==> flow/design.v <==
`timescale 1ns / 1ps
module Lowpass(input clk, input rst, input en, input [15:0] in, output [15:0] out);
	reg [15:0] ff [31:0];
	assign out = en ? ( ff[0] + ff[1] + ff[2]+ ff[3]+ ff[4]+ ff[5]+ ff[6]+ ff[7]+ ff[8]+ ff[9]+ ff[10]+ ff[11]+ ff[12]+ ff[13]+ ff[14]+
	ff[15]+ ff[16]+ ff[17]+ ff[18]+ ff[19]+ ff[20]+ ff[21]+ ff[22]+ ff[23]+ ff[24]+ ff[25]+ ff[26]+ ff[27]+ ff[28]+ ff[29]+ ff[30]+ ff[31]) >> 6 : 16'b0;
	integer i, j;
	always@(posedge clk or posedge rst) begin
		if(rst)
			for(i = 0; i < 32; i = i + 1)
				ff[i] <= 16'b0;
		else if(en) begin
			ff[0] <= in;
			for(i = 1; i < 32; i = i + 1)
				ff[i] <= ff[i-1];
		end
	end
endmodule
Reports on Lowpass
The steps from the RTL of Lowpass to its reports follow in flow order.
Line numbers count from 1 in the design file above.
Operators: Yosys type, input widths -> output width; for muxes data width and select width s.
Cell names lack the library's common part.
{"block": "setup", "top_module": "Lowpass", "clock": "clk", "lib": "sky130hd", "pvt_corner": "tt_025C_1v80"}

Word-level counts
Yosys after proc, flatten, opt, wreduce and memory -nomap, before mapping. Enables and synchronous resets that opt folds into registers are not counted as muxes. Print and check cells are not counted. Equal cells are merged and count once.
{"block": "word_totals", "latchBits": 0, "inputBits": 19, "output_inout_bits": 16, "clocked_rd_ports_x_width": 0, "ramBits": 0, "romBits": 0, "regBits": 512, "mem_count": 0, "elab_cells": 64}
{"block": "classes", "eq_ne": 0, "add_sub_neg": 31, "cmp": 0, "bitwise": 0, "n_mux": 1, "reduce_logical": 0, "n_shift": 0, "n_div": 0, "n_mul": 0}
{"block": "ops", "operator": "$add 16x16->16", "n": 31}
{"block": "ops", "operator": "$mux 10", "n": 1}

Longest topological paths
Longest topological path by Yosys (ltp), each cell counted once; first at word level (registers and memories cut), then after technology mapping (sequential cells cut; the memories' decode and read muxes count).
{"block": "depth", "ltp_word": 32, "ABC_AREA": 0, "ltp_mapped": 22}

After synthesis
The flow's flattened synthesis, as Yosys stat reports it; memories are mapped. The netlist is that of the ABC_AREA named above (0 if unset); the other value can give another one.
The area totals of this step are shown rounded.
{"block": "synth_totals", "cell_count": 2418, "area_mm2": 0.03024, "sequential_area_mm2": 0.01281, "flip_flops": 512}
{"block": "by_type", "type": "dfrtp_1", "n": 512, "type_area_um2": 1.28E+04}
{"block": "by_type", "type": "fa_1", "n": 422, "type_area_um2": 8.45E+03}
{"block": "by_type", "type": "mux2_2", "n": 320, "type_area_um2": 3.6E+03}
{"block": "by_type", "type": "inv_1", "n": 566, "type_area_um2": 2.12E+03}
{"block": "by_type", "type": "o21ai_0", "n": 161, "type_area_um2": 805.773}
{"block": "by_type", "type": "nand2_1", "n": 191, "type_area_um2": 716.938}
{"block": "by_type", "type": "xnor2_1", "n": 52, "type_area_um2": 455.437}
{"block": "by_type", "type": "ha_1", "n": 29, "type_area_um2": 362.848}
{"block": "by_type", "type": "clkbuf_1", "n": 77, "type_area_um2": 289.027}
{"block": "by_type", "type": "o21ai_1", "n": 30, "type_area_um2": 150.144}
{"block": "by_type", "type": "xnor3_1", "n": 4, "type_area_um2": 90.086}
{"block": "by_type", "type": "xor2_1", "n": 7, "type_area_um2": 61.309}
{"block": "by_type", "type": "and2_1", "n": 8, "type_area_um2": 50.048}
{"block": "by_type", "type": "buf_4", "n": 6, "type_area_um2": 45.043}
{"block": "by_type", "type": "a21o_1", "n": 5, "type_area_um2": 37.536}
{"block": "by_type", "type": "a21oi_1", "n": 5, "type_area_um2": 25.024}
{"block": "by_type", "type": "mux2_1", "n": 2, "type_area_um2": 22.522}
{"block": "by_type", "type": "a31oi_1", "n": 3, "type_area_um2": 18.768}
Not listed: further types 12, cells in them 18.

Path before layout
Source: OpenSTA report_checks on the synthesized netlist (no wires, ideal clock, input and output delay 20% of the period each), path of least setup slack; recovery checks are left aside. Register names are those of the netlist, which keeps one name where synthesis merged equal registers.
{"block": "synth_timing", "kind": "register -> output", "start": "register ff[21][2]", "end": "output out[6]", "path_delay_ps": 6100, "t_first_pin_ps": 0, "arrival_time_ps": 6100, "out_delay_ps": 2000, "n_path_buf": 0, "clock_period_ps": 10000, "stages": 23, "slack_ps": 1900, "period_less_setup_slack_ps": 8100}
"path_delay_ps" = arrival - input delay + setup time.
A path that ends at an output port has no setup time.
"stages": output pins that drive a net of the path, with the launching flip-flop's if there is one; two outputs of one cell count as two.
"period_less_setup_slack_ps" is the clock period less the worst setup slack; recovery checks do not enter. This is arithmetic on one report: input and output delays are still those of the set period (20% each).
The rows between start and end are the longest chain of elaborated cells between them; the timing report does not say that the signal goes this way. Where chains are equally long, one stands for them.
A line is the first line of the expression or statement that the cell stems from. Yosys adds cells for indexed reads and writes and turns some case tables into memories.
{"block": "synth_via", "path_cell_list": "dfrtp_1 -> inv_1 -> fa_1 -> inv_1 -> fa_1 -> inv_1 -> fa_1 -> fa_1 -> inv_1 -> fa_1 -> fa_1 -> inv_1 -> fa_1 -> inv_1 -> fa_1 -> ha_1 -> a41oi_1 -> o21ai_1 -> and2_1 -> a221o_1 -> a31oi_1 -> xnor2_1 -> and2_1", "elab_chain_len": 12, "cells_between": 12, "classes_between": "11 x add/sub; 1 x mux"}
{"block": "synth_rtl", "item": "start, declared", "line_no": 3, "source": "reg [15:0] ff [31:0];"}
{"block": "synth_rtl", "item": "start, assigned", "line_no": 10, "source": "ff[i] <= 16'b0;"}
{"block": "synth_rtl", "item": "start, assigned", "line_no": 14, "source": "ff[i] <= ff[i-1];"}
{"block": "synth_rtl", "item": "$add 16x16->16 x11", "line_no": 4, "source": "assign out = en ? ( ff[0] + ff[1] + ff[2]+ ff[3]+ ff[4]+ ff[5]+ ff[6]+ ff[7]+ ff[8]+ ff[9]+ ff[10]+ ff[11]+ ff ..."}
{"block": "synth_rtl", "item": "$mux 10", "line_no": 4}
{"block": "synth_rtl", "item": "end, declared", "line_no": 2, "source": "module Lowpass(input clk, input rst, input en, input [15:0] in, output [15:0] out);"}

Timing after layout
Path of least setup slack in the final report of record 2 (OpenROAD, finished layout, wires in). Where an end is a register, its clock arrival counts in the times.
The report prints the path's times to 10 ps; the period is as set.
{"block": "layout_timing", "kind": "register -> output", "start": "register ff[5][3]", "end": "output out[8]", "n_path_buf": 2, "slack_ps": -1540, "stages": 21, "t_first_pin_ps": 640, "arrival_time_ps": 7660, "out_delay_ps": 1530, "clock_period_ps": 7650}
The rows between start and end are the longest chain of elaborated cells between them; the timing report does not say that the signal goes this way. Where chains are equally long, one stands for them.
{"block": "layout_via", "path_cell_list": "dfrtp_1 -> inv_1 -> fa_1 -> inv_1 -> fa_2 -> fa_1 -> fa_2 -> fa_1 -> fa_2 -> fa_1 -> fa_1 -> ha_1 -> a41oi_2 -> o21ai_2 -> and2_4 -> a221o_2 -> buf_6 -> a31oi_4 -> xnor2_1 -> and2_1 -> buf_2", "elab_chain_len": 28, "cells_between": 28, "classes_between": "27 x add/sub; 1 x mux"}
{"block": "layout_rtl", "item": "start, declared", "line_no": 3, "source": "reg [15:0] ff [31:0];"}
{"block": "layout_rtl", "item": "start, assigned", "line_no": 10, "source": "ff[i] <= 16'b0;"}
{"block": "layout_rtl", "item": "start, assigned", "line_no": 14, "source": "ff[i] <= ff[i-1];"}
{"block": "layout_rtl", "item": "$add 16x16->16 x27", "line_no": 4, "source": "assign out = en ? ( ff[0] + ff[1] + ff[2]+ ff[3]+ ff[4]+ ff[5]+ ff[6]+ ff[7]+ ff[8]+ ff[9]+ ff[10]+ ff[11]+ ff ..."}
{"block": "layout_rtl", "item": "$mux 10", "line_no": 4}
{"block": "layout_rtl", "item": "end, declared", "line_no": 2, "source": "module Lowpass(input clk, input rst, input en, input [15:0] in, output [15:0] out);"}

Appendix: measured runs

Top module Lowpass; platform sky130hd; tools Yosys and OpenROAD; 4 stored runs in no particular order. Input and output delays are each 20% of the period that was set; the output load is 0.01 pF.
"timing.achieved_period_ps": clock period set for the run, less the worst setup slack. It is reckoned from that one timing run; input and output delays stay at 20% of the period that was set.
"worst_setup_path_time_ps" is the time allowed to the run's worst setup path (the clock period less input and output delay, where it has them) less its slack. Clock arrival times count: a late capture clock shortens it, a late launch clock lengthens it.
"worst_setup_path_time_ps" is given in steps of 10 ps.
Values from the reports are rounded here.

{"run": "record 1", "settings": { "CAP_MARGIN": 0, "CELL_PAD_IN_SITES_DETAIL_PLACEMENT": 1, "CELL_PAD_IN_SITES_GLOBAL_PLACEMENT": 2, "CORE_ASPECT_RATIO": 0.63, "CORE_UTILIZATION": 66, "CTS_CLUSTER_DIAMETER": 247, "GPL_ROUTABILITY_DRIVEN": 1, "PLACE_DENSITY": 0.78, "SLEW_MARGIN": 25, "period_ns": 7.21, "CORE_MARGIN": 2 }, "outcome": "no final report: clock tree synthesis broke off with DPL-0033"}
{"run": "record 2", "settings": { "CELL_PAD_IN_SITES_DETAIL_PLACEMENT": 2, "CORE_ASPECT_RATIO": 0.94, "CORE_MARGIN": 5, "CORE_UTILIZATION": 40, "GPL_ROUTABILITY_DRIVEN": 1, "GPL_TIMING_DRIVEN": 1, "MAX_ROUTING_LAYER": "met4", "MIN_ROUTING_LAYER": "met2", "SLEW_MARGIN": 30, "TNS_END_PERCENT": 50, "period_ns": 7.65, "CAP_MARGIN": 20 }, "results": { "design_die_area_mm2": 0.0812, "timing.hold.ws_ps": 501, "tns_setup_ps": -13650, "worst_setup_path_time_ps": 7660, "path_kind": "register -> output", "post_synth_area_mm2": 0.03024, "ws_setup_ps": -1544, "timing.achieved_period_ps": 9194, "finalCellArea_mm2": 0.03574, "layout_utilization_pct": 47.8 }}
{"run": "record 3", "settings": { "CAP_MARGIN": 5, "CELL_PAD_IN_SITES_DETAIL_PLACEMENT": 2, "CELL_PAD_IN_SITES_GLOBAL_PLACEMENT": 3, "CORE_ASPECT_RATIO": 1.43, "CORE_UTILIZATION": 55, "CTS_CLUSTER_DIAMETER": 142, "GPL_ROUTABILITY_DRIVEN": 1, "MIN_ROUTING_LAYER": "met1", "SETUP_SLACK_MARGIN": 2.22, "period_ns": 10.5, "CORE_MARGIN": 2, "SLEW_MARGIN": 20 }, "outcome": "no final report: routing broke off with GRT-0232"}
{"run": "record 4", "settings": { "CAP_MARGIN": 0, "CELL_PAD_IN_SITES_DETAIL_PLACEMENT": 1, "CELL_PAD_IN_SITES_GLOBAL_PLACEMENT": 1, "CORE_ASPECT_RATIO": 0.63, "CORE_UTILIZATION": 66, "GPL_ROUTABILITY_DRIVEN": 0, "PLACE_DENSITY": 0.78, "SLEW_MARGIN": 40, "period_ns": 7.21, "CORE_MARGIN": 2 }, "outcome": "no final report: clock tree synthesis broke off with DPL-0033"}
